==> flow/design.v <==
module CPU(clk, rst, memoryData, memoryAddress, dataOut, readSignal, writeSignal, AC);
input clk;
input rst;  
input [15:0] memoryData;
reg [3:0] state;
reg [5:0] PC;
reg [10:0] MAR;
reg signed [15:0] MBR;
reg [3:0] opcode;
reg M;
reg [15:0] IR;
reg zeroFlag, overflowFlag, carryFlag, negativeFlag;
output reg readSignal;
output reg writeSignal;
output reg signed [15:0] AC;
output reg [15:0] dataOut; 
output reg [10:0] memoryAddress;
reg signed [15:0] result;
parameter Load = 4'd1, Store = 4'd2, Add = 4'd3, Sub = 4'd4, Mul = 4'd5, Div = 4'd6 , Branch = 4'd7, BRZ = 4'd8;
always @ (posedge clk) begin
	if (rst) begin
	PC <= 0;
	state = 0;
	AC <= 0;
	dataOut <= 0;
	memoryAddress <= 0;
	zeroFlag = 0;
	overflowFlag = 0;
	carryFlag = 0;
	negativeFlag = 0;
	readSignal = 1;
	writeSignal = 0;
	end
	else
	case (state)
		0: begin  
			MAR <= PC;
			state = 1;
		end
		1: begin  
			writeSignal = 0;
			readSignal = 1;
			memoryAddress <= MAR;
			PC <= PC + 1;
			state = 2;
		end
		2:state = 3;  
		3: begin
			MBR <= memoryData;
			state = 4;
		end
		4: begin
			IR <= MBR;
			state = 5;
		end
		5: begin  
			opcode <= IR[15:12];
			M <= IR[11];
			MAR <= IR[10:0];
			state = 6;
		end
		6: begin
				if (opcode == Branch) begin  
					PC <= MAR; 
					state = 0;
				end
				else if (opcode == BRZ) begin  
					if(zeroFlag == 1 && M == 1) begin
						PC <= MAR;
						state = 0;
					end
					else begin
						state = 0;
					end
				end
				else begin
					state = 7;
				end
		end
		7: begin
			if (opcode == Store) begin
				memoryAddress <= MAR;
			end
			state = 8;
		end
		8: begin
			if (opcode == Store) begin  
				writeSignal = 1;
				readSignal = 0;
				dataOut <= AC;
				state = 0;
			end
			else begin
				state = 9;
			end
		end
		9: begin
			writeSignal = 0;
			readSignal = 1;
			if(M == 1) begin
				memoryAddress <= MAR;
			end
			state = 10;
			end
		10: begin
			state = 11;
		end
		11: begin
			if (M == 1) begin
				MBR <= memoryData;
			end
			else if (M == 0) begin
				MBR <= $signed(IR[10:0]);
			end
			state = 12;
		end
		12: begin  
			if (opcode == Load) begin  
				AC <= MBR;
				state = 0;
			end
			else if (opcode != Add && opcode != Sub && opcode != Mul && opcode != Div) begin  
				state = 0;
			end
			else begin
				case(opcode)
				Add :  
					begin
					{carryFlag, result} = AC + MBR;
					zeroFlag = (result==0)? 1:0;
					if(AC[15]==MBR[15]) begin
					  if(MBR[15]==result[15])begin
					  overflowFlag = 0;
					  end
					  else begin
					  overflowFlag = 1;
					  end
					end
					else begin
					overflowFlag = 0;
					end						
					negativeFlag =(result[15]==1)? 1:0;	
					end
				Sub :  
					begin
					{carryFlag, result} = AC - MBR;
					zeroFlag = (result==0)? 1:0;
					if(AC[15]==MBR[15]) begin
					  if(MBR[15]==result[15])begin
					  overflowFlag = 0;
					  end
					  else begin
					  overflowFlag = 1;
					  end
					end
					else begin
					overflowFlag = 0;
					end
					negativeFlag =(result[15]==1)? 1:0;
					end
				Mul :  
					begin
					result = AC * MBR;
					zeroFlag = (result==0)? 1:0;
					if(result > 16'h0FFF || result < 16'hF000) begin
					overflowFlag = 1;
					end
					else begin
						overflowFlag = 0;
					end
					negativeFlag =(result[15]==1)? 1:0;
					end	
				Div :  
					begin
					if (MBR == 0) result = 0;  
					else result = AC / MBR;
					zeroFlag = (result==0)? 1:0;
					negativeFlag =(result[15]==1)? 1:0;
					end						
			endcase  
			AC <= result;
			state = 0;
			end
		end
	endcase
end
endmodule
# Tool chain data of CPU
# Tool output for the design above before and after an edit, in the order of the flow.
# "before" refers to lines of the RTL above, "after" to lines of the edited file.
# "change" is "after" less "before", of the values as shown; "change_rel_pct" is that difference over "before", in percent.
# A cell with - has no value.
[inputs]
top_module = "CPU"
clk_port = "clk"
library = "sky130hd"
lib_corner = "tt_025C_1v80"

# Edit of the RTL
# The edit as a unified diff against the file above.
# This change comes from a script, not from a designer. The edited design behaves differently; no optimisation was intended.
# begin of diff
@@ -85,5 +85,5 @@
 		end
 		8: begin
-			if (opcode == Store) begin  
+			if (opcode != Store) begin  
 				writeSignal = 1;
 				readSignal = 0;
# end of diff

# Elaborated design
# Source: Yosys, flattened and elaborated, memories not mapped. Widths are those after wreduce. Registers that Yosys merges into a memory's read port (data or address) are not register bits. Print and check cells do not count. Equal cells are merged and count once.
[bits]
columns = ["item", "before", "after", "change", "change_rel_pct"]
rows = [
  ["reg_bits", 120, 120, 0, 0.00],
  ["output_inout_bits", 45, 45, 0, 0.00],
  ["elab_cells", 113, 114, 1, 0.88],
]
[classes]
columns = ["item", "before", "after", "change", "change_rel_pct"]
rows = [
  ["add_sub_neg", 3, 3, 0, 0.00],
  ["n_mul", 1, 1, 0, 0.00],
  ["div_mod_pow", 1, 1, 0, 0.00],
  ["eq_ne", 30, 31, 1, 3.33],
  ["muxes", 32, 32, 0, 0.00],
  ["bitwise", 3, 3, 0, 0.00],
  ["reduce_and_logical", 29, 29, 0, 0.00],
]
[op_table]
columns = ["cell", "before", "after", "change", "change_rel_pct"]
rows = [
  ["!= test 4 x 2 -> 1 bit with constant B", 1, 2, 1, 100.00],
]
# Unchanged operator kinds not shown: 38.

# Longest topological paths
# Yosys ltp: most cells in a row. Word level: on the elaborated netlist, between registers, memories and ports. Mapped: between sequential cells and ports; inverters and the memories' decode and read muxes count.
[depth]
columns = ["item", "before", "after", "change", "change_rel_pct"]
rows = [
  ["ltp_word", 11, 11, 0, 0.00],
  ["abc_area", "0", "0", "-", "-"],
  ["ltp_mapped", 152, 154, 2, 1.32],
  ["depth_no_buf", 141, 142, 1, 0.71],
]

# Synthesis result
# The flow's flattened synthesis, as Yosys stat reports it; memories are mapped. The netlist is that of the ABC_AREA named above (0 if unset); the other value can give another one.
[types]
columns = ["cell", "before", "after", "change", "change_rel_pct"]
rows = [
  ["sky130_fd_sc_hd__nor2_1", 187, 205, 18, 9.63],
  ["sky130_fd_sc_hd__a21o_1", 39, 25, -14, -35.90],
  ["sky130_fd_sc_hd__a21oi_1", 152, 164, 12, 7.89],
  ["sky130_fd_sc_hd__nand2_1", 243, 254, 11, 4.53],
  ["sky130_fd_sc_hd__o2111ai_1", 11, 1, -10, -90.91],
  ["sky130_fd_sc_hd__mux2_2", 47, 39, -8, -17.02],
  ["sky130_fd_sc_hd__clkbuf_1", 86, 93, 7, 8.14],
  ["sky130_fd_sc_hd__a22oi_1", 14, 7, -7, -50.00],
  ["sky130_fd_sc_hd__nor3_1", 54, 60, 6, 11.11],
  ["sky130_fd_sc_hd__o21a_1", 34, 40, 6, 17.65],
  ["sky130_fd_sc_hd__or2_2", 18, 24, 6, 33.33],
  ["sky130_fd_sc_hd__o21ai_0", 95, 100, 5, 5.26],
  ["sky130_fd_sc_hd__a31oi_1", 33, 28, -5, -15.15],
  ["sky130_fd_sc_hd__nand4_1", 28, 23, -5, -17.86],
  ["sky130_fd_sc_hd__o211ai_1", 16, 21, 5, 31.25],
  ["sky130_fd_sc_hd__buf_1", 8, 3, -5, -62.50],
  ["sky130_fd_sc_hd__inv_1", 181, 185, 4, 2.21],
  ["sky130_fd_sc_hd__mux2i_1", 33, 29, -4, -12.12],
]
# Unchanged cell types not shown: 16.
# Not every row of either side is listed.
[synth_totals]
columns = ["item", "before", "after", "change", "change_rel_pct"]
rows = [
  ["mapped_cells", 2362, 2380, 18, 0.76],
  ["yosys_area_um2", 19155.9, 18954.4, -201.5, -1.05],
  ["ff_cells", 129, 126, -3, -2.33],
  ["buffers", 111, 104, -7, -6.31],
]

# Worst setup path after synthesis
# Path of least setup slack by OpenSTA after synthesis, without wires, with an ideal clock, recovery checks aside; 20% of the period is set as input and as output delay. Where synthesis merged equal registers, the netlist keeps one of their names.
[synth_path]
columns = ["item", "before", "after", "change", "change_rel_pct"]
rows = [
  ["kind", "reg-to-reg", "reg-to-reg", "-", "-"],
  ["start", "register MBR[0]", "register MBR[0]", "-", "-"],
  ["end", "register AC[6]", "register AC[12]", "-", "-"],
  ["period_ns", 42.0, 42.0, 0.0, 0.00],
  ["setup_time_ns", 0.116, 0.115, -0.001, "-"],
  ["arrival_time_ns", 31.947, 31.453, -0.494, -1.55],
  ["slack_ns", 9.937, 10.432, 0.495, "-"],
  ["delay_ns", 32.063, 31.568, -0.495, -1.54],
  ["stages", 133, 140, 7, 5.26],
  ["n_path_buf", 10, 13, 3, 30.00],
  ["period_less_setup_slack_ns", 32.063, 31.568, -0.495, -1.54],
]
# "delay_ns" = arrival - input delay + setup time.
# "stages": output pins that drive a net of the path, with the launching flip-flop's if there is one; two outputs of one cell count as two.
# "period_less_setup_slack_ns" is the clock period less the worst setup slack; recovery checks do not enter. This is arithmetic on one report: input and output delays are still those of the set period (20% each).
# Between the ends stands the longest chain of elaborated cells between them, by number of cells; it is not shown to be the way that was timed. Of several equally long chains one is given.
# A line is the first line of the expression or statement that the cell stems from. Yosys adds cells for indexed reads and writes and turns some case tables into memories.
# A register here has more assigning lines than the two given.
[synth_via_before]
path_cell_list = "sky130_fd_sc_hd__edfxtp_1 sky130_fd_sc_hd__clkbuf_1 sky130_fd_sc_hd__clkbuf_1 sky130_fd_sc_hd__inv_1 sky130_fd_sc_hd__ha_1 sky130_fd_sc_hd__buf_2 sky130_fd_sc_hd__or3b_2 sky130_fd_sc_hd__a211oi_1 sky130_fd_sc_hd__and2_1 sky130_fd_sc_hd__clkbuf_1 sky130_fd_sc_hd__nand4_1 sky130_fd_sc_hd__and2_1 sky130_fd_sc_hd__ha_1 sky130_fd_sc_hd__o21a_1 sky130_fd_sc_hd__o21a_1 sky130_fd_sc_hd__nand4_1 sky130_fd_sc_hd__mux2_2 sky130_fd_sc_hd__ha_1 [... 97 more ...] sky130_fd_sc_hd__a21oi_1 sky130_fd_sc_hd__nor2b_1 sky130_fd_sc_hd__o21ai_0 sky130_fd_sc_hd__a211oi_1 sky130_fd_sc_hd__a21o_1 sky130_fd_sc_hd__ha_1 sky130_fd_sc_hd__a21o_1 sky130_fd_sc_hd__a21o_1 sky130_fd_sc_hd__a21oi_1 sky130_fd_sc_hd__o21ai_0 sky130_fd_sc_hd__a21oi_1 sky130_fd_sc_hd__and4_1 sky130_fd_sc_hd__clkbuf_1 sky130_fd_sc_hd__a21oi_1 sky130_fd_sc_hd__xnor2_1 sky130_fd_sc_hd__nor2_1 sky130_fd_sc_hd__o32a_1 sky130_fd_sc_hd__a21bo_2"
elab_chain_len = 10
cells_between = 14
cone_classes = "2 x add/sub; 1 x mul; 1 x div; 9 x mux; 1 x reduce/logical"
[synth_lines_before]
columns = ["item", "line", "text"]
rows = [
  ["start, declared", 8, "reg signed [15:0] MBR;"],
  ["start, assigned", 49, "MBR <= memoryData;"],
  ["start, assigned", 110, "MBR <= memoryData;"],
  ["divider 16 x 16 -> 16 bit", 176, "else result = AC / MBR;"],
  ["2-to-1 mux 16 bit", 175, "if (MBR == 0) result = 0;"],
  ["2-to-1 mux 16 bit", 126, "case(opcode)"],
  ["2-to-1 mux 16 bit", 122, "else if (opcode != Add && opcode != Sub && opcode != Mul && opcode != Div) begin"],
  ["2-to-1 mux 16 bit", 118, "if (opcode == Load) begin"],
  ["2-to-1 mux 16 bit", 35, "case (state)"],
  ["2-to-1 mux 16 bit", 21, "if (rst) begin"],
  ["parallel mux 16 bit (select 4 bit)", 126, ""],
  ["2-to-1 mux 16 bit", 122, ""],
  ["2-to-1 mux 16 bit", 118, ""],
  ["end, assigned", 119, "AC <= MBR;"],
  ["end, assigned", 181, "AC <= result;"],
  ["end, declared", 15, "output reg signed [15:0] AC;"],
]
[synth_via_after]
path_cell_list = "sky130_fd_sc_hd__edfxtp_1 sky130_fd_sc_hd__clkbuf_1 sky130_fd_sc_hd__clkbuf_1 sky130_fd_sc_hd__inv_1 sky130_fd_sc_hd__ha_1 sky130_fd_sc_hd__nor3b_2 sky130_fd_sc_hd__a41oi_1 sky130_fd_sc_hd__xnor2_1 sky130_fd_sc_hd__nand4_2 sky130_fd_sc_hd__nor3_1 sky130_fd_sc_hd__and3_1 sky130_fd_sc_hd__nor2_1 sky130_fd_sc_hd__ha_1 sky130_fd_sc_hd__o21a_1 sky130_fd_sc_hd__o211ai_1 sky130_fd_sc_hd__or2_1 sky130_fd_sc_hd__nand2_1 sky130_fd_sc_hd__o21ai_0 [... 104 more ...] sky130_fd_sc_hd__ha_1 sky130_fd_sc_hd__and3_1 sky130_fd_sc_hd__a221o_1 sky130_fd_sc_hd__a41o_1 sky130_fd_sc_hd__a211oi_1 sky130_fd_sc_hd__o31ai_1 sky130_fd_sc_hd__clkbuf_1 sky130_fd_sc_hd__mux2_2 sky130_fd_sc_hd__ha_1 sky130_fd_sc_hd__a2111oi_0 sky130_fd_sc_hd__o21ai_0 sky130_fd_sc_hd__a221o_1 sky130_fd_sc_hd__a2111oi_2 sky130_fd_sc_hd__nand3_1 sky130_fd_sc_hd__o31ai_1 sky130_fd_sc_hd__nor3b_1 sky130_fd_sc_hd__nor3_1 sky130_fd_sc_hd__a21bo_2"
elab_chain_len = 10
cells_between = 14
cone_classes = "2 x add/sub; 1 x mul; 1 x div; 9 x mux; 1 x reduce/logical"
[synth_lines_after]
columns = ["item", "line", "text"]
rows = [
  ["start, declared", 8, "reg signed [15:0] MBR;"],
  ["start, assigned", 49, "MBR <= memoryData;"],
  ["start, assigned", 110, "MBR <= memoryData;"],
  ["divider 16 x 16 -> 16 bit", 176, "else result = AC / MBR;"],
  ["2-to-1 mux 16 bit", 175, "if (MBR == 0) result = 0;"],
  ["2-to-1 mux 16 bit", 126, "case(opcode)"],
  ["2-to-1 mux 16 bit", 122, "else if (opcode != Add && opcode != Sub && opcode != Mul && opcode != Div) begin"],
  ["2-to-1 mux 16 bit", 118, "if (opcode == Load) begin"],
  ["2-to-1 mux 16 bit", 35, "case (state)"],
  ["2-to-1 mux 16 bit", 21, "if (rst) begin"],
  ["parallel mux 16 bit (select 4 bit)", 126, ""],
  ["2-to-1 mux 16 bit", 122, ""],
  ["2-to-1 mux 16 bit", 118, ""],
  ["end, assigned", 119, "AC <= MBR;"],
  ["end, assigned", 181, "AC <= result;"],
  ["end, declared", 15, "output reg signed [15:0] AC;"],
]

# Path in the finished layout
# Path of least setup slack in the final report of each run of pair 1 (OpenROAD, finished layout, wires in). Where an end is a register, its clock arrival counts in the times.
[layout_path]
columns = ["item", "before", "after", "change", "change_rel_pct"]
rows = [
  ["kind", "reg-to-reg", "reg-to-reg", "-", "-"],
  ["start", "register MBR[1]", "register MBR[1]", "-", "-"],
  ["end", "register AC[14]", "register AC[5]", "-", "-"],
  ["period_ns", 38.3, 38.3, 0.0, 0.00],
  ["setup_time_ns", 0.08, 0.06, -0.02, "-"],
  ["arrival_time_ns", 35.64, 36.22, 0.58, 1.63],
  ["slack_ns", 3.01, 2.44, -0.57, "-"],
  ["stages", 131, 137, 6, 4.58],
  ["n_path_buf", 4, 3, -1, -25.00],
]
# Between the ends stands the longest chain of elaborated cells between them, by number of cells; it is not shown to be the way that was timed. Of several equally long chains one is given.
# A register here has more assigning lines than the two given.
[layout_via_before]
path_cell_list = "sky130_fd_sc_hd__edfxtp_1 sky130_fd_sc_hd__inv_1 sky130_fd_sc_hd__ha_1 sky130_fd_sc_hd__nor3b_2 sky130_fd_sc_hd__nand3_1 sky130_fd_sc_hd__mux2i_1 sky130_fd_sc_hd__o211a_1 sky130_fd_sc_hd__and4_1 sky130_fd_sc_hd__nand4_1 sky130_fd_sc_hd__and2_1 sky130_fd_sc_hd__ha_1 sky130_fd_sc_hd__o21a_1 sky130_fd_sc_hd__o21a_1 sky130_fd_sc_hd__nand4_1 sky130_fd_sc_hd__mux2_2 sky130_fd_sc_hd__ha_1 sky130_fd_sc_hd__o21a_1 sky130_fd_sc_hd__nor2_1 [... 95 more ...] sky130_fd_sc_hd__a21o_1 sky130_fd_sc_hd__a21oi_1 sky130_fd_sc_hd__nor2b_1 sky130_fd_sc_hd__o21ai_0 sky130_fd_sc_hd__a211oi_1 sky130_fd_sc_hd__a21o_1 sky130_fd_sc_hd__ha_1 sky130_fd_sc_hd__a21o_1 sky130_fd_sc_hd__a21o_1 sky130_fd_sc_hd__a21oi_1 sky130_fd_sc_hd__o21ai_0 sky130_fd_sc_hd__a21oi_1 sky130_fd_sc_hd__and4_1 sky130_fd_sc_hd__a41oi_1 sky130_fd_sc_hd__mux2i_1 sky130_fd_sc_hd__a211oi_1 sky130_fd_sc_hd__or3_1 sky130_fd_sc_hd__a21oi_1"
elab_chain_len = 10
cells_between = 14
cone_classes = "2 x add/sub; 1 x mul; 1 x div; 9 x mux; 1 x reduce/logical"
[layout_lines_before]
columns = ["item", "line", "text"]
rows = [
  ["start, declared", 8, "reg signed [15:0] MBR;"],
  ["start, assigned", 49, "MBR <= memoryData;"],
  ["start, assigned", 110, "MBR <= memoryData;"],
  ["divider 16 x 16 -> 16 bit", 176, "else result = AC / MBR;"],
  ["2-to-1 mux 16 bit", 175, "if (MBR == 0) result = 0;"],
  ["2-to-1 mux 16 bit", 126, "case(opcode)"],
  ["2-to-1 mux 16 bit", 122, "else if (opcode != Add && opcode != Sub && opcode != Mul && opcode != Div) begin"],
  ["2-to-1 mux 16 bit", 118, "if (opcode == Load) begin"],
  ["2-to-1 mux 16 bit", 35, "case (state)"],
  ["2-to-1 mux 16 bit", 21, "if (rst) begin"],
  ["parallel mux 16 bit (select 4 bit)", 126, ""],
  ["2-to-1 mux 16 bit", 122, ""],
  ["2-to-1 mux 16 bit", 118, ""],
  ["end, assigned", 119, "AC <= MBR;"],
  ["end, assigned", 181, "AC <= result;"],
  ["end, declared", 15, "output reg signed [15:0] AC;"],
]
[layout_via_after]
path_cell_list = "sky130_fd_sc_hd__edfxtp_1 sky130_fd_sc_hd__buf_4 sky130_fd_sc_hd__inv_1 sky130_fd_sc_hd__ha_1 sky130_fd_sc_hd__nor3b_2 sky130_fd_sc_hd__a41oi_1 sky130_fd_sc_hd__xnor2_2 sky130_fd_sc_hd__nand4_4 sky130_fd_sc_hd__nor3_2 sky130_fd_sc_hd__a31oi_1 sky130_fd_sc_hd__nor2_1 sky130_fd_sc_hd__ha_1 sky130_fd_sc_hd__o21a_1 sky130_fd_sc_hd__o211ai_1 sky130_fd_sc_hd__or2_1 sky130_fd_sc_hd__nand2_1 sky130_fd_sc_hd__o21ai_0 sky130_fd_sc_hd__ha_1 [... 101 more ...] sky130_fd_sc_hd__a21oi_1 sky130_fd_sc_hd__o21bai_1 sky130_fd_sc_hd__a21oi_1 sky130_fd_sc_hd__xor2_1 sky130_fd_sc_hd__nand2_1 sky130_fd_sc_hd__o21a_1 sky130_fd_sc_hd__ha_1 sky130_fd_sc_hd__a21oi_1 sky130_fd_sc_hd__nor2_1 sky130_fd_sc_hd__a211oi_1 sky130_fd_sc_hd__o21ai_0 sky130_fd_sc_hd__a221o_1 sky130_fd_sc_hd__nor2_1 sky130_fd_sc_hd__a31oi_1 sky130_fd_sc_hd__xnor2_1 sky130_fd_sc_hd__a21oi_1 sky130_fd_sc_hd__o311ai_0 sky130_fd_sc_hd__o211a_1"
elab_chain_len = 10
cells_between = 14
cone_classes = "2 x add/sub; 1 x mul; 1 x div; 9 x mux; 1 x reduce/logical"
[layout_lines_after]
columns = ["item", "line", "text"]
rows = [
  ["start, declared", 8, "reg signed [15:0] MBR;"],
  ["start, assigned", 49, "MBR <= memoryData;"],
  ["start, assigned", 110, "MBR <= memoryData;"],
  ["divider 16 x 16 -> 16 bit", 176, "else result = AC / MBR;"],
  ["2-to-1 mux 16 bit", 175, "if (MBR == 0) result = 0;"],
  ["2-to-1 mux 16 bit", 126, "case(opcode)"],
  ["2-to-1 mux 16 bit", 122, "else if (opcode != Add && opcode != Sub && opcode != Mul && opcode != Div) begin"],
  ["2-to-1 mux 16 bit", 118, "if (opcode == Load) begin"],
  ["2-to-1 mux 16 bit", 35, "case (state)"],
  ["2-to-1 mux 16 bit", 21, "if (rst) begin"],
  ["parallel mux 16 bit (select 4 bit)", 126, ""],
  ["2-to-1 mux 16 bit", 122, ""],
  ["2-to-1 mux 16 bit", 118, ""],
  ["end, assigned", 119, "AC <= MBR;"],
  ["end, assigned", 181, "AC <= result;"],
  ["end, declared", 15, "output reg signed [15:0] AC;"],
]

# Flow runs
# Both versions went through the flow (Yosys, OpenROAD) with the same settings in each pair. Constraints: input delay and output delay 20% of the set period each, output load 0.01 pF.
[flow_settings_pair_1]
CORE_UTILIZATION = 40
PLACE_DENSITY = 0.6
period_ns = 38.3
CAP_MARGIN = 20
CORE_MARGIN = 2
SLEW_MARGIN = 20
[results_pair_1]
columns = ["item", "before", "after", "change", "change_rel_pct"]
rows = [
  ["synthArea_um2", 19155.9, 18954.4, -201.5, -1.05],
  ["dieArea_um2", 49655.4, 49144.2, -511.2, -1.03],
  ["finalCellArea_um2", 21250.4, 21097.7, -152.7, -0.72],
  ["post_route_util_frac", 0.447, 0.452, 0.005, "-"],
  ["setup_ws_ns", 3.008, 2.440, -0.568, "-"],
  ["setup_tns_ns", 0.000, 0.000, 0.000, "-"],
  ["hold_worst_slack_ns", 0.423, 0.415, -0.008, "-"],
  ["total_power_uw", 336.3, 336.8, 0.5, 0.15],
  ["timing.achieved_period_ns", 35.292, 35.860, 0.568, 1.61],
]
# "timing.achieved_period_ns": clock period set for the run, less the worst setup slack. It is reckoned from that one timing run; input and output delays stay at 20% of the period that was set.
# By "total_power_uw" is meant OpenSTA's value without simulated activity: inputs other than the clock are taken to toggle once in ten clock periods, and the tool carries that through the logic.
